==> flow/design.v <==
`timescale 1ns / 1ps
module register(clk,rst,en,d,q);
	parameter WIDTH = 16;
	input clk;
	input rst;
	input en;
	input [WIDTH-1:0] d;
	output reg [WIDTH-1:0] q;
always @(posedge clk) begin
	if(rst)
		q <= 0;
	else if(en)
		q <= d;
end
endmodule
`timescale 1ns / 1ps
module SignExtend(
	input [8:0] imm,
	output [15:0] sgnimm
    );
assign sgnimm = {{7{imm[8]}},imm};
endmodule
`timescale 1ns / 1ps
module multiplier(
	input [15:0] X,Y,
	output [31:0] SignedResult
   );
	wire [31:0] MR;
	wire [15:0] MX,MY;
	assign MX = X[15]?-X:X;
	assign MY = Y[15]?-Y:Y;
	assign MR = MX*MY;
	assign SignedResult = (X[15]^Y[15])?-MR:MR;
endmodule
`timescale 1ns / 1ps
module divider(
	input [31:0] X,
	input [15:0] Y,
	output [31:0] Q,
	output [15:0] R
	);
	wire [31:0] UQ;
	wire [15:0] UR;
	wire [31:0] MX;
	wire [15:0] MY;
	assign MX = X[31]?-X:X;
	assign MY = Y[15]?-Y:Y;
	assign UQ = (MY == 0) ? 32'hFFFFFFFF : MX/MY;
	assign Q = (X[31]^Y[15])?-UQ:UQ;
	assign UR = (MY == 0) ? MX[15:0] : MX%MY;
	assign R = X[31]?-UR:UR;
endmodule
`timescale 1ns / 1ps
module pow(
	input clk,rst,
	input start,
	output reg ready,
	input [15:0] base,expo,
	output [31:0] result,
	output reg Cflag,Oflag
    );
reg is_idle,is_idle_nxt;
reg [47:0] tmp_res,tmp_res_nxt,tmp_tmp;
reg [15:0] base_reg,base_nxt,expo_reg,expo_nxt;
assign result = tmp_res[31:0];
reg Oflag_nxt;
always @(posedge clk) begin
	if(rst) begin
		is_idle <= 1;
		tmp_res <= 0;
		base_reg <= 0;
		expo_reg <= 0;
		Oflag <= 0;
	end else begin
		is_idle <= is_idle_nxt;
		tmp_res <= tmp_res_nxt;
		base_reg <= base_nxt;
		expo_reg <= expo_nxt;
		Oflag <= Oflag_nxt;
	end
end
always @(*) begin
	is_idle_nxt = is_idle;
	base_nxt = base_reg;
	expo_nxt = expo_reg;
	Oflag_nxt = Oflag;
	tmp_res_nxt = tmp_res;
	Cflag = 0;
	ready = 0;
	tmp_tmp = 0;
	if(is_idle) begin
		ready = 0;
		if(start) begin
			is_idle_nxt = 0;
			base_nxt = base;
			expo_nxt = expo;
			tmp_res_nxt = 1;
			Oflag_nxt = 0;
		end
	end else begin  
		if(expo_reg == 0 || expo_reg[15]) begin
			if((expo_reg == 0 && base_reg == 0) || expo_reg[15])
				Cflag = 1; 
			ready=1;
			is_idle_nxt = 1;
		end else begin
			expo_nxt = expo_reg - 1;
			tmp_tmp = (tmp_res[47]?-tmp_res:tmp_res) * {32'b0,(base_reg[15]?-base_reg:base_reg)};
			tmp_res_nxt = (tmp_res[47] ^ base_reg[15])?-tmp_tmp:tmp_tmp;
			if((tmp_res_nxt&48'hFFFF80000000) != 0 && (tmp_res_nxt&48'hFFFF80000000) != 48'hFFFF80000000)
				Oflag_nxt = 1;
		end
	end
end
endmodule
`timescale 1ns / 1ps
module sqrt(
	input clk,rst,
	input start,
	output reg ready,
	input [31:0] initial_nr,
	output [15:0] result,
	output reg Cflag,Oflag
    );
reg [1:0] state_reg,state_nxt;
reg [63:0] operand,operand_nxt;
reg [15:0] res_tmp,res_tmp_nxt;
reg [7:0] cnt,cnt_nxt;
assign result = res_tmp;
always @(posedge clk) begin
	if(rst) begin
		state_reg <= 0;
		operand <= 0;
		res_tmp <= 0;
		cnt <= 0;
	end else begin
		state_reg <= state_nxt;
		operand <= operand_nxt;
		res_tmp <= res_tmp_nxt;
		cnt <= cnt_nxt;
	end
end
always @(*) begin
	state_nxt = state_reg;
	operand_nxt = operand;
	res_tmp_nxt = res_tmp;
	cnt_nxt = cnt;
	ready = 0;
	Cflag = 0;
	Oflag = 0;
	case(state_reg)
		0: begin
			if(start) begin
				state_nxt = 1;
				operand_nxt = {32'b0,initial_nr};
				res_tmp_nxt = 0;
				cnt_nxt = 16;
			end
		end
		1: begin
			operand_nxt = operand<<2;
			if(cnt == 0 || (cnt == 16 && operand[31])) begin
				if(operand[31])
					Cflag = 1;
				state_nxt = 0;
				Oflag = res_tmp[15];
				ready = 1;
			end else
				state_nxt = 2;
		end
		2: begin
			cnt_nxt = cnt - 1;
			if(operand[63:32] >= {14'b0,res_tmp,2'b01}) begin
				operand_nxt[63:32] = operand[63:32] - {14'b0,res_tmp,2'b01};
				res_tmp_nxt = {res_tmp[14:0],1'b1};
			end else begin
				res_tmp_nxt = {res_tmp[14:0],1'b0};
			end
			state_nxt = 1;
		end
	endcase
end
endmodule
`timescale 1ns / 1ps
module ALU(
	input clk,
	input rst,
	input [15:0] srcA,
	input [15:0] srcB,
	input [15:0] extra_X,
	output [15:0] res,
	output reg [15:0] extra_res,
	input [4:0] opsel,
	output reg ready,
	input Cflag,Oflag,
	output reg [3:0] flag_next
    );
reg [16:0] res_ext;
reg [16:0] shift_aid;
reg [15:0] shift_amount;
wire [16:0] sign_srcA;
assign res = res_ext[15:0];
wire [31:0] mul_result;
wire [31:0] div_result;
wire [15:0] mod_result;
assign sign_srcA = {16{srcA[15]}};
multiplier mul(srcA,srcB,mul_result);
divider    div({extra_X,srcA},srcB,div_result,mod_result);
wire pow_ready,pow_C,pow_O;
wire [31:0] pow_result;
pow p(.clk(clk), .rst(rst), 
	.start(opsel == 14),
	.ready(pow_ready),
	.base(srcA),.expo(srcB),
	.result(pow_result),
	.Cflag(pow_C),
	.Oflag(pow_O));
wire sqrt_ready,sqrt_C,sqrt_O;
wire [15:0] sqrt_result;
sqrt sq(.clk(clk), .rst(rst), 
	.start(opsel == 13),
	.ready(sqrt_ready),
	.initial_nr({extra_X,srcA}),
	.result(sqrt_result),
	.Cflag(sqrt_C),
	.Oflag(sqrt_O));
always @(*) begin
	extra_res = 0;
	res_ext = 0;
	ready = 1;
	flag_next[1] = Cflag;
	flag_next[0] = Oflag;
	flag_next[3] = 0;
	flag_next[2] = 0;
	shift_aid = 0;
	shift_amount = srcB;
	if(opsel[3] == 1)
		shift_amount = srcB & 16'h000f;
	case(opsel)
		0: res_ext = {1'b0,srcB};
		1: begin
			res_ext = srcA + srcB;
			flag_next[1] = res_ext[16];
			flag_next[0] = (srcA[15]&srcB[15]&(~res_ext[15]))|((~srcA[15])&(~srcB[15])&res_ext[15]);
			flag_next[3] = (res_ext == 0);
			flag_next[2] = res_ext[15];
		end
		2: begin
			res_ext = srcA - srcB;
			flag_next[1] = res_ext[16];
			flag_next[0] = (srcA[15]&(~srcB[15])&(~res_ext[15]))|((~srcA[15])&srcB[15]&res_ext[15]);
			flag_next[3] = (res_ext == 0);
			flag_next[2] = res_ext[15];
		end
		3: begin
			res_ext = srcA + 1;
			flag_next[1] = res_ext[16];
			flag_next[0] = (~srcA[15])&res_ext[15];
			flag_next[3] = (res_ext == 0);
			flag_next[2] = res_ext[15];
		end
		4: begin
			res_ext = srcA - 1;
			flag_next[1] = res_ext[16];
			flag_next[0] = srcA[15]&(~res_ext[15]);
			flag_next[3] = (res_ext == 0);
			flag_next[2] = res_ext[15];
		end
		8: begin
			res_ext = {1'b0, srcA & srcB};
			flag_next[3] = (res_ext == 0);
			flag_next[2] = res_ext[15];
		end
		9: begin
			res_ext = {1'b0, srcA | srcB};
			flag_next[3] = (res_ext == 0);
			flag_next[2] = res_ext[15];
		end
		10: begin
			res_ext = {1'b0, srcA ^ srcB};
			flag_next[3] = (res_ext == 0);
			flag_next[2] = res_ext[15];
		end
		11: begin
			res_ext = {1'b0, ~srcA};
			flag_next[3] = (res_ext == 0);
			flag_next[2] = res_ext[15];
		end
		12: begin
			res_ext = {1'b0,-srcA};
			flag_next[3] = (res_ext == 0);
			flag_next[2] = res_ext[15];
		end
		5: begin
			res_ext = {1'b0,mul_result[15:0]};
			extra_res = mul_result[31:16];
			flag_next[3] = (mul_result == 0);
			flag_next[2] = mul_result[31];
			flag_next[0] = (mul_result[31:15] == 0) || (mul_result[31:15] == 17'h1ffff);
			flag_next[1] = (mul_result[31:15] == 0) || (mul_result[31:15] == 17'h1ffff);
		end
		6: begin
			res_ext = {1'b0,div_result[15:0]};
			extra_res = div_result[31:16];
			flag_next[3] = (div_result == 0);
			flag_next[2] = div_result[31];
			flag_next[0] = ({extra_X,srcA} == 32'h80000000) && (srcB  == 16'hffff);
			flag_next[1] = (srcB == 0);
		end
		7: begin
			res_ext = {1'b0,mod_result};
			flag_next[3] = (mod_result == 0);
			flag_next[2] = mod_result[15];
			flag_next[0] = ({extra_X,srcA} == 32'h80000000) && (srcB  == 16'hffff);
			flag_next[1] = (srcB == 0);
		end
		14: begin
			ready = pow_ready;
			res_ext = {1'b0,pow_result[15:0]};
			extra_res = pow_result[31:16];
			flag_next[3] = (pow_result == 0);
			flag_next[2] = pow_result[31];
			flag_next[0] = pow_O;
			flag_next[1] = pow_C;
		end
		13: begin
			ready = sqrt_ready;
			res_ext = {1'b0,sqrt_result};
			flag_next[3] = (sqrt_result == 0);
			flag_next[2] = sqrt_result[15];
			flag_next[0] = sqrt_O;
			flag_next[1] = sqrt_C;
		end
		16, 24: begin
			shift_aid = ({srcA,1'b0}>>shift_amount);
			res_ext = shift_aid[16:1];
			flag_next[3] = (res_ext == 0);
			flag_next[2] = res_ext[15];
			flag_next[0] = (res_ext[15] != srcA[15]);
			flag_next[1] = shift_aid[0];
		end
		17, 25: begin
			shift_aid = ({1'b0,srcA}<<shift_amount);
			res_ext = shift_aid[15:0];
			flag_next[3] = (res_ext == 0);
			flag_next[2] = res_ext[15];
			flag_next[0] = (res_ext[15] != srcA[15]);
			flag_next[1] = shift_aid[16];
		end
		18, 26: begin
			shift_aid = ({srcA,1'b0}>>shift_amount) | (sign_srcA<<(16-shift_amount));
			res_ext = shift_aid[16:1];
			flag_next[3] = (res_ext == 0);
			flag_next[2] = res_ext[15];
			flag_next[0] = (res_ext[15] != srcA[15]);
			flag_next[1] = shift_aid[0];
		end
		19, 27: begin
			shift_aid = ({1'b0,srcA}<<shift_amount) | (sign_srcA>>(16-shift_amount));
			res_ext = shift_aid[15:0];
			flag_next[3] = (res_ext == 0);
			flag_next[2] = res_ext[15];
			flag_next[0] = (res_ext[15] != srcA[15]);
			flag_next[1] = shift_aid[16];
		end
		20, 28: begin
			res_ext = {1'b0,(srcA>>shift_amount)|(srcA<<(16-shift_amount))};
			flag_next[3] = (res_ext == 0);
			flag_next[2] = res_ext[15];
			flag_next[0] = (res_ext[15] != srcA[15]);
			flag_next[1] = res_ext[15];
		end
		21, 29: begin
			res_ext = {1'b0,(srcA<<shift_amount)|(srcA>>(16-shift_amount))};
			flag_next[3] = (res_ext == 0);
			flag_next[2] = res_ext[15];
			flag_next[0] = (res_ext[15] != srcA[15]);
			flag_next[1] = res_ext[0];
		end
		22, 30: begin
			res_ext = ({Cflag,srcA}>>shift_amount) | ({Cflag,srcA}<<(17-shift_amount));
			flag_next[1] = res_ext[16];
			flag_next[3] = (res_ext[15:0] == 0);
			flag_next[2] = res_ext[15];
			flag_next[0] = (res_ext[15] != srcA[15]);
		end
		23, 31: begin
			res_ext = ({Cflag,srcA}<<shift_amount) | ({Cflag,srcA}>>(17-shift_amount));
			flag_next[1] = res_ext[16];
			flag_next[3] = (res_ext[15:0] == 0);
			flag_next[2] = res_ext[15];
			flag_next[0] = (res_ext[15] != srcA[15]);
		end
	endcase
end
endmodule
`timescale 1ns / 1ps
module controlUnit(
	input [15:0] instr,
	output reg branch,
	output reg ret,
	output reg loadPC,
	output reg push,
	output reg op_stack,
	output reg [4:0] opsel,
	output reg [1:0] sel_srcA,
	output reg [1:0] sel_srcB,
	input ready,
	output reg [1:0] data_addr_sel,
	output reg wr_to_data_mem,
	output reg [1:0] mem_data_wr_sel,
	output reg reg_from_mem,
	output reg extra_write_X,
	output reg wr_X,
	output reg wr_Y,
	output reg wr_ACC,
	output reg save_flags,
	input [3:0] flags
);
always @(*) begin
	branch = 0;
	ret = 0;
	loadPC = ready;
	push = 0;
	op_stack = 0;
	opsel = 0;
	sel_srcA = 0;
	sel_srcB = 0;
	data_addr_sel = 0;
	wr_to_data_mem = 0;
	mem_data_wr_sel = 0;
	reg_from_mem = 0;
	extra_write_X = 0;
	wr_X = 0;
	wr_Y = 0;
	wr_ACC = 0;
	save_flags = 0;
	case(instr[15:10])
		0: begin   end
		1: begin
			if(instr[9]) begin  
				push = 1;
				op_stack = 1;
				data_addr_sel = 3;
				mem_data_wr_sel = instr[8:7];
				wr_to_data_mem = ready;
			end else begin  
				push = 0;
				op_stack = 1;
				data_addr_sel = 2;
				reg_from_mem = 1;
				if(instr[8:7] == 0)
					wr_X = ready;
				else if(instr[8:7] == 1)
					wr_Y = ready;
				else
					wr_ACC = ready;
			end
		end
		2: begin
			data_addr_sel = 1;
			reg_from_mem = 1;
			if(instr[9] == 0)
				wr_X = ready;
			else
				wr_Y = ready;
		end
		3: begin
			data_addr_sel = 1;
			if(instr[9] == 0)
				mem_data_wr_sel = 0;
			else
				mem_data_wr_sel = 1;
			wr_to_data_mem = ready;
		end
		4: begin
			data_addr_sel = 0;
			opsel = 1;
			sel_srcB = 3;
			reg_from_mem = 1;
			if(instr[9] == 0) begin
				wr_X = ready;
				sel_srcA = 1;
			end else begin
				wr_Y = ready;
				sel_srcA = 0;
			end
		end
		5: begin
			data_addr_sel = 0;
			opsel = 1;
			sel_srcB = 3;
			if(instr[9] == 0) begin
				mem_data_wr_sel = 0;
				sel_srcA = 1;
			end else begin
				mem_data_wr_sel = 1;
				sel_srcA = 0;
			end
			wr_to_data_mem = ready;
		end
		6: begin
			opsel = 0;
			sel_srcB = 3;
			reg_from_mem = 0;
			if(instr[9] == 0)
				wr_X = ready;
			else
				wr_Y = ready;
		end
		7: begin
			opsel = 0;
			reg_from_mem = 0;
			sel_srcB = instr[7:6];
			if(instr[9:8] == 2'b00) begin
				wr_X = ready;
			end else if (instr[9:8] == 2'b01) begin
				wr_Y = ready;
			end else begin
				wr_ACC = ready;
			end
		end
		8: begin
			opsel = 13;
			sel_srcA = 2;
			reg_from_mem = 0; wr_ACC = ready; save_flags = ready;
		end
		9: begin
			opsel = 14;
			sel_srcA = 2;
			sel_srcB = instr[9:8];
			wr_X = 1;
			extra_write_X = 1;
			reg_from_mem = 0; wr_ACC = ready; save_flags = ready;
		end
		16: branch = 1;
		17: branch = flags[3];
		18: branch = ~flags[3];
		19: branch = (flags[2] != flags[0]);
		20: branch = ((flags[3]==0) && (flags[0] == flags[2]));
		21: branch = ((flags[3]==1) || (flags[0] != flags[2]));
		22: branch = (flags[2] == flags[0]);
		23: branch = flags[1];
		24: branch = flags[0];
		30: begin
			push = 1;
			op_stack = 1;
			data_addr_sel = 3;
			mem_data_wr_sel = 3;
			wr_to_data_mem = ready;
			branch = 1;
		end
		31: begin
			push = 0;
			op_stack = 1;
			data_addr_sel = 2;
			ret = 1;
		end
		32: begin
			opsel = 1;
			if(instr[9] == 0)
				sel_srcA = 0;
			else
				sel_srcA = 1;
			sel_srcB = 3;
			reg_from_mem = 0; wr_ACC = ready; save_flags = ready;
		end
		33: begin
			opsel = 1;
			sel_srcA = 2;
			sel_srcB = 3;
			reg_from_mem = 0; wr_ACC = ready; save_flags = ready;
		end
		34: begin
			opsel = 1;
			sel_srcA = instr[9:8];
			sel_srcB = instr[7:6];
			reg_from_mem = 0; wr_ACC = ready; save_flags = ready;
		end
		36: begin
			opsel = 	2;
			if(instr[9] == 0)
				sel_srcA = 0;
			else
				sel_srcA = 1;
			sel_srcB = 3;
			reg_from_mem = 0; wr_ACC = ready; save_flags = ready;
		end
		37: begin
			opsel = 2;
			sel_srcA = 2;
			sel_srcB = 3;
			reg_from_mem = 0; wr_ACC = ready; save_flags = ready;
		end
		38: begin
			opsel = 2;
			sel_srcA = instr[9:8];
			sel_srcB = instr[7:6];
			reg_from_mem = 0; wr_ACC = ready; save_flags = ready;
		end
		40: begin  
			opsel = {1'b1,instr[4] | instr[1] | instr[0],instr[9:7]};
			sel_srcA = instr[6:5];
			if(instr[4]==1) begin
				sel_srcB = 3;
			end else begin
				sel_srcB = instr[3:2];
			end
			reg_from_mem = 0; wr_ACC = ready; save_flags = ready;
		end
		42: begin
			opsel = 3;
			sel_srcA = instr[9:8];
			if(instr[9:8] == 2'b00)
				wr_X = ready;
			else if(instr[9:8] == 2'b01)
				wr_Y = ready;
			else
				wr_ACC = ready;
			reg_from_mem = 0;
			save_flags = ready;
		end
		43: begin
			opsel = 4;
			sel_srcA = instr[9:8];
			if(instr[9:8] == 2'b00)
				wr_X = ready;
			else if(instr[9:8] == 2'b01)
				wr_Y = ready;
			else
				wr_ACC = ready;
			reg_from_mem = 0;
			save_flags = ready;
		end
		44: begin
			opsel = 5;
			sel_srcA = instr[9:8];
			sel_srcB = instr[7:6];
			wr_X = 1;
			extra_write_X = 1;
			reg_from_mem = 0; wr_ACC = ready; save_flags = ready;
		end
		45: begin
			opsel = 5;
			sel_srcA = 2;  sel_srcB = 3;
			wr_X = 1;
			extra_write_X = 1;
			reg_from_mem = 0; wr_ACC = ready; save_flags = ready;
		end
		46: begin
			opsel = 6;
			sel_srcA = instr[9:8];
			sel_srcB = instr[7:6];
			wr_X = 1;
			extra_write_X = 1;
			reg_from_mem = 0; wr_ACC = ready; save_flags = ready;
		end
		47: begin
			opsel = 6;
			sel_srcA = 2;  sel_srcB = 3;
			wr_X = 1;
			extra_write_X = 1;
			reg_from_mem = 0; wr_ACC = ready; save_flags = ready;
		end
		48: begin
			opsel = 7;
			sel_srcA = instr[9:8];
			sel_srcB = instr[7:6];
			reg_from_mem = 0; wr_ACC = ready; save_flags = ready;
		end
		49: begin
			opsel = 7;
			sel_srcA = 2;  sel_srcB = 3;
			reg_from_mem = 0; wr_ACC = ready; save_flags = ready;
		end
		50: begin
			opsel = 8;
			sel_srcA = instr[9:8];
			sel_srcB = instr[7:6];
			reg_from_mem = 0; wr_ACC = ready; save_flags = ready;
		end
		51: begin
			opsel = 8;
			sel_srcA = 2;  sel_srcB = 3;
			reg_from_mem = 0; wr_ACC = ready; save_flags = ready;
		end
		52: begin
			opsel = 9;
			sel_srcA = instr[9:8];
			sel_srcB = instr[7:6];
			reg_from_mem = 0; wr_ACC = ready; save_flags = ready;
		end
		53: begin
			opsel = 9;
			sel_srcA = 2;  sel_srcB = 3;
			reg_from_mem = 0; wr_ACC = ready; save_flags = ready;
		end
		54: begin
			opsel = 10;
			sel_srcA = instr[9:8];
			sel_srcB = instr[7:6];
			reg_from_mem = 0; wr_ACC = ready; save_flags = ready;
		end
		55: begin
			opsel = 10;
			sel_srcA = 2;  sel_srcB = 3;
			reg_from_mem = 0; wr_ACC = ready; save_flags = ready;
		end
		56: begin
			opsel = 11;
			sel_srcA = instr[9:8];
			reg_from_mem = 0; wr_ACC = ready; save_flags = ready;
		end
		57: begin
			opsel = 12;
			sel_srcA = instr[9:8];
			reg_from_mem = 0; wr_ACC = ready; save_flags = ready;
		end
		58: begin
			opsel = 	2;
			if(instr[9] == 0)
				sel_srcA = 0;
			else
				sel_srcA = 1;
			sel_srcB = 3;
			reg_from_mem = 0; wr_ACC = 0; save_flags = ready;
		end
		59: begin
			opsel = 2;
			sel_srcA = 2;
			sel_srcB = 3;
			reg_from_mem = 0; wr_ACC = 0; save_flags = ready;
		end
		60: begin
			opsel = 2;
			sel_srcA = instr[9:8];
			sel_srcB = instr[7:6];
			reg_from_mem = 0; wr_ACC = 0; save_flags = ready;
		end
		61: begin
			opsel = 	8;
			if(instr[9] == 0)
				sel_srcA = 0;
			else
				sel_srcA = 1;
			sel_srcB = 3;
			reg_from_mem = 0; wr_ACC = 0; save_flags = ready;
		end
		62: begin
			opsel = 8;
			sel_srcA = 2;
			sel_srcB = 3;
			reg_from_mem = 0; wr_ACC = 0; save_flags = ready;
		end
		63: begin
			opsel = 8;
			sel_srcA = instr[9:8];
			sel_srcB = instr[7:6];
			reg_from_mem = 0; wr_ACC = 0; save_flags = ready;
		end
	endcase
end
endmodule
`timescale 1ns / 1ps
module cpu(
	input clk,rst,
	output [9:0] instr_Addr,
	input [15:0] instr,
	output reg [8:0] data_Addr,
	output reg [15:0] write_data,
	input [15:0] read_data,
	output write_enable
    );
wire [15:0] sign_Imm;
wire [8:0] immediate;
assign immediate = instr[8:0];
SignExtend sgex(
	.imm(immediate),
	.sgnimm(sign_Imm)
);
wire [3:0] flag_reg,flag_next;
wire save_flags;
register #(4) FlagReg(clk,rst,save_flags,flag_next,flag_reg);
reg [15:0] srcA,srcB;
wire [15:0] res,extra_res;
reg [8:0] SP_next;
wire [8:0] SP_reg;
wire branch,ret,loadPC,reg_from_mem;
wire push,op_stack,wr_X,wr_Y,wr_ACC,extra_write_X;
wire [1:0] sel_srcA,sel_srcB,data_addr_sel,mem_data_wr_sel;
wire [4:0] opsel;
wire ready;
controlUnit cu(
	.instr(instr),
	.branch(branch),
	.ret(ret),
	.loadPC(loadPC),
	.push(push),
	.op_stack(op_stack),
	.opsel(opsel),
	.sel_srcA(sel_srcA),
	.sel_srcB(sel_srcB),
	.ready(ready),
	.data_addr_sel(data_addr_sel),
	.wr_to_data_mem(write_enable),
	.mem_data_wr_sel(mem_data_wr_sel),
	.reg_from_mem(reg_from_mem),
	.extra_write_X(extra_write_X),
	.wr_X(wr_X),
	.wr_Y(wr_Y),
	.wr_ACC(wr_ACC),
	.save_flags(save_flags),
	.flags(flag_reg)
);
wire [15:0] X_reg,Y_reg,ACC_reg;
reg [15:0] reg_next;
register X  (clk,rst,wr_X, extra_write_X?extra_res:reg_next  ,X_reg);
register Y  (clk,rst,wr_Y,reg_next,Y_reg);
register ACC(clk,rst,wr_ACC,reg_next,ACC_reg);
always @(*) begin
	if(reg_from_mem)
		reg_next = read_data;
	else
		reg_next = res;
end
wire [9:0] PC_reg,PC_reg_plus_1;
reg [9:0] PC_next;
wire [9:0] PC_branch;
assign PC_reg_plus_1 = PC_reg + 1;
register #(10) PC(clk,rst,loadPC,PC_next,PC_reg);
assign instr_Addr = PC_reg;
assign PC_branch = instr[9:0];
always @(*) begin
	PC_next = PC_reg_plus_1;
	if(ret)
		PC_next = read_data[9:0];
	else if(branch)
		PC_next = PC_branch;
end
ALU alu(
	.clk(clk),.rst(rst),
	.srcA(srcA),
	.srcB(srcB),
	.extra_X(X_reg),
	.res(res),
	.extra_res(extra_res),
	.opsel(opsel),
	.ready(ready),
	.Cflag(flag_reg[1]),
	.Oflag(flag_reg[0]),
	.flag_next(flag_next)
);
always @(*) begin
	case(sel_srcA)
		0: srcA = X_reg;
		1: srcA = Y_reg;
		2: srcA = ACC_reg;
		3: srcA = sign_Imm;
	endcase
	case(sel_srcB)
		0: srcB = X_reg;
		1: srcB = Y_reg;
		2: srcB = ACC_reg;
		3: srcB = sign_Imm;
	endcase
end
always @(*) begin
	case(mem_data_wr_sel)
		0: write_data = X_reg;
		1: write_data = Y_reg;
		2: write_data = ACC_reg;
		3: write_data = {6'b0,PC_reg_plus_1};
	endcase
	if(push)
		SP_next = SP_reg - 1;
	else
		SP_next = SP_reg + 1;
	case(data_addr_sel)
		0: data_Addr = res[8:0];
		1: data_Addr = instr[8:0];
		2: data_Addr = SP_reg;
		3: data_Addr = SP_next;
	endcase
end
register #(9) SP (clk,rst,op_stack,SP_next,SP_reg);
endmodule
## Tool chain data of cpu

The steps from the RTL of cpu to its reports follow in flow order.
Line numbers count from 1 in the design file above.
Operators carry their Yosys type and port widths (W data, S select, Z words).
The mark - stands for no value.

| design | value |
|---|---|
| top | cpu |
| clock input | clk |
| cell library | sky130hd |
| timing corner | tt_025C_1v80 |

## Elaborated design

Source: Yosys, flattened and elaborated, memories not mapped. Widths are those after wreduce. Registers that Yosys merges into a memory's read port (data or address) are not register bits. Print and check cells do not count.

| cells by class | value |
|---|---|
| add/subtract/negate cells | 21 |
| div/mod/pow operators | 2 |
| reductions and logical operators | 94 |
| shifts and indexed selects | 12 |
| bitwise logic cells | 33 |
| magnitude comparators | 1 |
| $mul | 2 |
| mux-type cells | 102 |
| equal/unequal tests | 116 |

Operators with widths:

| kind | number |
|---|---|
| $mul A48 B16 Y48 | 1 |
| $mul A16 B16 Y32 | 1 |
| $div A32 B16 Y32 | 1 |
| $mod A32 B16 Y32 | 1 |
| $pmux W16 S23 | 1 |
| $logic_not A16 Y1 | 19 |
| $mux W48 | 5 |
| $mux W16 | 12 |
| $pmux W16 S4 | 3 |
| $eq A6 B6 Y1 const B | 29 |
| $mux W32 | 5 |
| $neg A32 Y32 | 3 |
| $logic_not A32 Y1 | 3 |
| $neg A48 Y48 | 2 |
| $pmux W32 S3 | 1 |
| $logic_not A17 Y1 | 5 |
| $eq A5 B5 Y1 const B | 16 |
| $pmux W5 S15 | 1 |
| $or A17 B17 Y17 | 4 |
| $eq A6 B5 Y1 const B | 11 |
| $neg A16 Y16 | 4 |
| $pmux W32 S2 | 1 |
| $mux W64 | 1 |
| $or A16 B16 Y16 | 3 |
| $reduce_bool A48 Y1 | 1 |
| $pmux W16 S3 | 1 |
| $pmux W1 S22 | 2 |
| $mux W1 | 43 |

Not listed: further kinds 84, cells in them 203.

| storage and ports | value |
|---|---|
| bits in registers | 243 |
| cells after elaboration | 400 |
| input port bits | 34 |
| output and inout bits | 36 |

## Depth

Yosys ltp: most cells in a row. Word level: on the elaborated netlist, between registers, memories and ports. Mapped: between sequential cells and ports; inverters and the memories' decode and read muxes count.

| depth | value |
|---|---|
| depth in word-level cells | 14 |
| ABC_AREA | 0 |
| depth in mapped cells | 606 |
| depth with buffers taken out | 556 |

## Netlist

Yosys stat after the flow's synthesis: flattened, memories mapped to cells. It holds for the ABC_AREA given above (unset counts as 0); a run with the other value may have another netlist.
Totals and module areas in this step are rounded.

| mapped netlist | value |
|---|---|
| chip area (Yosys) | 76900 µm² |
| mapped cells | 10383 |
| sequential part of the area | 4880 µm² |
| mapped flip-flops | 244 |

Cells by type:

| cell type | number | total area (µm²) |
|---|---|---|
| sky130_fd_sc_hd__fa_1 | 726 | 1.45E+04 |
| sky130_fd_sc_hd__ha_1 | 671 | 8.4E+03 |
| sky130_fd_sc_hd__dfxtp_1 | 244 | 4.88E+03 |
| sky130_fd_sc_hd__nand2_1 | 1210 | 4.54E+03 |
| sky130_fd_sc_hd__nor2_1 | 1195 | 4.49E+03 |
| sky130_fd_sc_hd__inv_1 | 983 | 3.69E+03 |
| sky130_fd_sc_hd__xnor2_1 | 401 | 3.51E+03 |
| sky130_fd_sc_hd__a21oi_1 | 571 | 2.86E+03 |
| sky130_fd_sc_hd__o21ai_0 | 426 | 2.13E+03 |
| sky130_fd_sc_hd__nor3_1 | 399 | 2E+03 |
| sky130_fd_sc_hd__o21a_1 | 253 | 1.9E+03 |
| sky130_fd_sc_hd__xor2_1 | 185 | 1.62E+03 |
| sky130_fd_sc_hd__clkbuf_1 | 423 | 1.59E+03 |
| sky130_fd_sc_hd__mux2i_1 | 148 | 1.48E+03 |
| sky130_fd_sc_hd__o31ai_1 | 161 | 1.21E+03 |
| sky130_fd_sc_hd__a211oi_1 | 153 | 1.15E+03 |
| sky130_fd_sc_hd__mux2_2 | 100 | 1126.08 |
| sky130_fd_sc_hd__a21o_1 | 120 | 900.864 |

Not listed: further types 117, cells in them 2014.
The figures by module come from a second, unflattened synthesis with its own total; it is not the netlist above.

| unflattened totals | value |
|---|---|
| cell total of the unflattened synthesis | 10847 |
| area (unflattened synthesis) | 81700 µm² |

Rows give one instance, submodules left out.

By module:

| module | sequential area (µm²) | cells | times used | area (µm²) |
|---|---|---|---|---|
| divider | 0.0 | 3679 | 1 | 25600 |
| pow | 1640 | 3147 | 1 | 25300 |
| multiplier | 0.0 | 1287 | 1 | 10300 |
| ALU | 0.0 | 1454 | 1 | 9220 |
| sqrt | 1820 | 614 | 1 | 5070 |
| cpu | 0.0 | 218 | 1 | 2370 |
| register | 320 | 52 | 3 | 581 |
| controlUnit | 0.0 | 202 | 1 | 1240 |
| register (WIDTH=10) | 200 | 32 | 1 | 353 |
| register (WIDTH=9) | 180 | 29 | 1 | 319 |
| register (WIDTH=4) | 80.1 | 13 | 1 | 140 |
| SignExtend | 0.0 | 16 | 1 | 120 |

## Worst setup path after synthesis

Path of least setup slack by OpenSTA after synthesis, without wires, with an ideal clock, recovery checks aside; 20% of the period is set as input and as output delay. Where synthesis merged equal registers, the netlist keeps one of their names.

| path after synthesis | value |
|---|---|
| kind | input to output |
| from | in instr[11] |
| to | out data_Addr[8] |
| buffers on the path | 58 |
| external input delay | 33.000 ns |
| delay of the path | 110.257 ns |
| slack | -11.257 ns |
| stages | 580 |
| launch time at the first pin | 33.000 ns |
| output delay | 33.000 ns |
| clock period | 165.0 ns |
| arrival | 143.257 ns |
| synthesis period reached | 176.257 ns |

"delay of the path" = arrival - input delay + setup time.
A path that ends at an output port has no setup time.
"stages": output pins that drive a net of the path, with the launching flip-flop's if there is one; two outputs of one cell count as two.
"synthesis period reached" = period - worst setup slack (recovery checks aside). The figure is calculated, with input and output delays left at 20% of the set period.
Between the ends stands the longest chain of elaborated cells between them, by number of cells; it is not shown to be the way that was timed. Of several equally long chains one is given.
Each line given opens the expression or statement behind the cell; cells for indexed reads and writes are added by Yosys, which also makes memories of some case tables.

| between the ends, after synthesis | value |
|---|---|
| path through | sky130_fd_sc_hd__buf_6 sky130_fd_sc_hd__and2_1 sky130_fd_sc_hd__or3_1 sky130_fd_sc_hd__a31oi_2 sky130_fd_sc_hd__nor3_2 sky130_fd_sc_hd__buf_2 sky130_fd_sc_hd__o32ai_1 sky130_fd_sc_hd__or2_2 sky130_fd_sc_hd__clkbuf_1 sky130_fd_sc_hd__buf_1 sky130_fd_sc_hd__ha_1 sky130_fd_sc_hd__o221a_2 sky130_fd_sc_hd__buf_2 sky130_fd_sc_hd__and2_1 sky130_fd_sc_hd__nand3_1 sky130_fd_sc_hd__o211a_1 sky130_fd_sc_hd__nor4_1 sky130_fd_sc_hd__buf_2 (+544 left out) sky130_fd_sc_hd__a211o_1 sky130_fd_sc_hd__a21oi_1 sky130_fd_sc_hd__nand2_1 sky130_fd_sc_hd__a21oi_1 sky130_fd_sc_hd__o2111ai_1 sky130_fd_sc_hd__nor2_1 sky130_fd_sc_hd__buf_2 sky130_fd_sc_hd__a31oi_1 sky130_fd_sc_hd__mux2i_2 sky130_fd_sc_hd__ha_1 sky130_fd_sc_hd__inv_1 sky130_fd_sc_hd__a2111o_1 sky130_fd_sc_hd__or4_4 sky130_fd_sc_hd__o21ai_1 sky130_fd_sc_hd__xnor2_1 sky130_fd_sc_hd__nor2_1 sky130_fd_sc_hd__nor3_1 sky130_fd_sc_hd__a21oi_1 |
| length of the longest elaborated chain | 13 |

Ends and longest elaborated chain, after synthesis:

| item | RTL line | RTL |
|---|---|---|
| from (decl) | 768 | `input [15:0] instr,` |
| $eq A6 B6 Y1 | 438 | `case(instr[15:10])` |
| $reduce_or A14 Y1 | - |  |
| $pmux W2 S5 | 438 |  |
| $eq A2 B2 Y1 | 854 | `case(sel_srcA)` |
| $pmux W16 S4 | 854 |  |
| $neg A32 Y32 | 46 | `assign MX = X[31]?-X:X;` |
| $mux W32 | 46 |  |
| $mod A32 B16 Y32 | 50 | `assign UR = (MY == 0) ? MX[15:0] : MX%MY;` |
| $mux W16 | 50 |  |
| $neg A16 Y16 | 51 | `assign R = X[31]?-UR:UR;` |
| $mux W16 | 51 |  |
| $pmux W16 S23 | 239 | `case(opsel)` |
| $pmux W9 S4 | 878 | `case(data_addr_sel)` |
| to (decl) | 769 | `output reg [8:0] data_Addr,` |

## Path in the finished layout

Path of least setup slack in the final report of run B (OpenROAD, finished layout, wires in). Where an end is a register, its clock arrival counts in the times.

| path after layout | value |
|---|---|
| kind | input to output |
| from | in instr[13] |
| to | out data_Addr[8] |
| clock period | 239.0 ns |
| stages | 545 |
| output delay | 47.80 ns |
| launch time at the first pin | 47.80 ns |
| arrival | 174.03 ns |
| external input delay | 47.80 ns |
| slack | 17.17 ns |
| buffers on the path | 14 |

Between the ends stands the longest chain of elaborated cells between them, by number of cells; it is not shown to be the way that was timed. Of several equally long chains one is given.

| between the ends, after layout | value |
|---|---|
| path through | sky130_fd_sc_hd__clkdlybuf4s50_1 sky130_fd_sc_hd__buf_4 sky130_fd_sc_hd__nand2_1 sky130_fd_sc_hd__or3_1 sky130_fd_sc_hd__a31oi_2 sky130_fd_sc_hd__nor3_4 sky130_fd_sc_hd__buf_4 sky130_fd_sc_hd__o32ai_1 sky130_fd_sc_hd__or2_2 sky130_fd_sc_hd__buf_4 sky130_fd_sc_hd__ha_1 sky130_fd_sc_hd__o221ai_1 sky130_fd_sc_hd__o41ai_1 sky130_fd_sc_hd__xnor2_1 sky130_fd_sc_hd__inv_2 sky130_fd_sc_hd__o211a_2 sky130_fd_sc_hd__a21boi_1 sky130_fd_sc_hd__nand2_1 (+509 left out) sky130_fd_sc_hd__a211o_1 sky130_fd_sc_hd__a21oi_1 sky130_fd_sc_hd__nand2_1 sky130_fd_sc_hd__a21oi_1 sky130_fd_sc_hd__o2111ai_1 sky130_fd_sc_hd__nor2_1 sky130_fd_sc_hd__buf_4 sky130_fd_sc_hd__and4_1 sky130_fd_sc_hd__ha_1 sky130_fd_sc_hd__nand4_1 sky130_fd_sc_hd__or2_2 sky130_fd_sc_hd__o21ai_0 sky130_fd_sc_hd__a21oi_1 sky130_fd_sc_hd__a31oi_1 sky130_fd_sc_hd__and2_1 sky130_fd_sc_hd__nor3_1 sky130_fd_sc_hd__a21oi_1 sky130_fd_sc_hd__clkdlybuf4s50_1 |
| length of the longest elaborated chain | 13 |

Ends and longest elaborated chain, after layout:

| item | RTL line | RTL |
|---|---|---|
| from (decl) | 768 | `input [15:0] instr,` |
| $eq A6 B6 Y1 | 438 | `case(instr[15:10])` |
| $reduce_or A14 Y1 | - |  |
| $pmux W2 S5 | 438 |  |
| $eq A2 B2 Y1 | 854 | `case(sel_srcA)` |
| $pmux W16 S4 | 854 |  |
| $neg A32 Y32 | 46 | `assign MX = X[31]?-X:X;` |
| $mux W32 | 46 |  |
| $mod A32 B16 Y32 | 50 | `assign UR = (MY == 0) ? MX[15:0] : MX%MY;` |
| $mux W16 | 50 |  |
| $neg A16 Y16 | 51 | `assign R = X[31]?-UR:UR;` |
| $mux W16 | 51 |  |
| $pmux W16 S23 | 239 | `case(opsel)` |
| $pmux W9 S4 | 878 | `case(data_addr_sel)` |
| to (decl) | 769 | `output reg [8:0] data_Addr,` |

## Implementation results

6 stored runs of cpu in the flow (synthesis by Yosys, layout by OpenROAD, sky130hd cells), in arbitrary order. Constraints: input delay and output delay 20% of the set period each, output load 0.01 pF.
"achieved period" is the run's clock period less its worst setup slack. It is reckoned from that one timing run; input and output delays stay at 20% of the period that was set.
Measured values are rounded.

#### Run A

| setting | value |
|---|---|
| ABC_AREA | `1` |
| CELL_PAD_IN_SITES_GLOBAL_PLACEMENT | `3` |
| CORE_ASPECT_RATIO | `1.64` |
| CORE_MARGIN | `6` |
| CORE_UTILIZATION | `53` |
| CTS_CLUSTER_DIAMETER | `366` |
| GPL_TIMING_DRIVEN | `1` |
| HOLD_SLACK_MARGIN | `0.16` |
| MAX_ROUTING_LAYER | `met4` |
| SLEW_MARGIN | `25` |
| TNS_END_PERCENT | `55` |
| period_ns | `162.0` |
| CAP_MARGIN | `20` |

No final report: placement broke off with GPL-0301.

#### Run B

| setting | value |
|---|---|
| period_ns | `239.0` |
| CAP_MARGIN | `20` |
| CORE_MARGIN | `2` |
| CORE_UTILIZATION | `40` |
| SLEW_MARGIN | `20` |

| result | value |
|---|---|
| worst hold slack in the final report | 0.459 ns |
| achieved period | 221.834 ns |
| chip area after synthesis (Yosys) | 76900 µm² |
| setup slack of the worst path | 17.2 ns |
| die size | 196000 µm² |
| final utilization | 43.1% |

#### Run C

| setting | value |
|---|---|
| CAP_MARGIN | `40` |
| CORE_ASPECT_RATIO | `1.2` |
| CORE_UTILIZATION | `23` |
| CTS_CLUSTER_DIAMETER | `153` |
| CTS_CLUSTER_SIZE | `23` |
| GPL_TIMING_DRIVEN | `1` |
| HOLD_SLACK_MARGIN | `0.16` |
| MIN_ROUTING_LAYER | `met1` |
| PLACE_DENSITY | `0.57` |
| period_ns | `164.0` |
| CORE_MARGIN | `2` |
| SLEW_MARGIN | `20` |

| result | value |
|---|---|
| worst hold slack in the final report | 0.477 ns |
| final utilization | 27.7% |
| die size | 339000 µm² |
| setup slack of the worst path | 2.56 ns |
| achieved period | 161.438 ns |
| chip area after synthesis (Yosys) | 76900 µm² |

#### Run D

| setting | value |
|---|---|
| CELL_PAD_IN_SITES_GLOBAL_PLACEMENT | `1` |
| CORE_ASPECT_RATIO | `1.88` |
| CORE_MARGIN | `6` |
| CORE_UTILIZATION | `50` |
| GPL_TIMING_DRIVEN | `1` |
| MAX_ROUTING_LAYER | `met4` |
| SETUP_SLACK_MARGIN | `5.0` |
| TNS_END_PERCENT | `70` |
| period_ns | `212.0` |
| CAP_MARGIN | `20` |
| SLEW_MARGIN | `20` |

| result | value |
|---|---|
| die size | 164000 µm² |
| final utilization | 54.8% |
| setup slack of the worst path | 11.3 ns |
| worst hold slack in the final report | 0.463 ns |
| chip area after synthesis (Yosys) | 76900 µm² |
| achieved period | 200.720 ns |

#### Run E

| setting | value |
|---|---|
| CAP_MARGIN | `40` |
| CELL_PAD_IN_SITES_DETAIL_PLACEMENT | `2` |
| CORE_ASPECT_RATIO | `1.62` |
| CORE_UTILIZATION | `58` |
| CTS_CLUSTER_DIAMETER | `153` |
| CTS_CLUSTER_SIZE | `23` |
| GPL_TIMING_DRIVEN | `1` |
| MIN_ROUTING_LAYER | `met1` |
| PLACE_DENSITY | `0.65` |
| period_ns | `203.0` |
| CORE_MARGIN | `2` |
| SLEW_MARGIN | `20` |

No final report: placement broke off with a tool error.

#### Run F

| setting | value |
|---|---|
| CAP_MARGIN | `5` |
| CELL_PAD_IN_SITES_DETAIL_PLACEMENT | `2` |
| CORE_ASPECT_RATIO | `1.62` |
| CORE_UTILIZATION | `58` |
| CTS_CLUSTER_DIAMETER | `153` |
| CTS_CLUSTER_SIZE | `23` |
| GPL_TIMING_DRIVEN | `1` |
| HOLD_SLACK_MARGIN | `0.29` |
| MIN_ROUTING_LAYER | `met2` |
| PLACE_DENSITY | `0.65` |
| period_ns | `203.0` |
| CORE_MARGIN | `2` |
| SLEW_MARGIN | `20` |

No final report: placement broke off with DPL-0033.
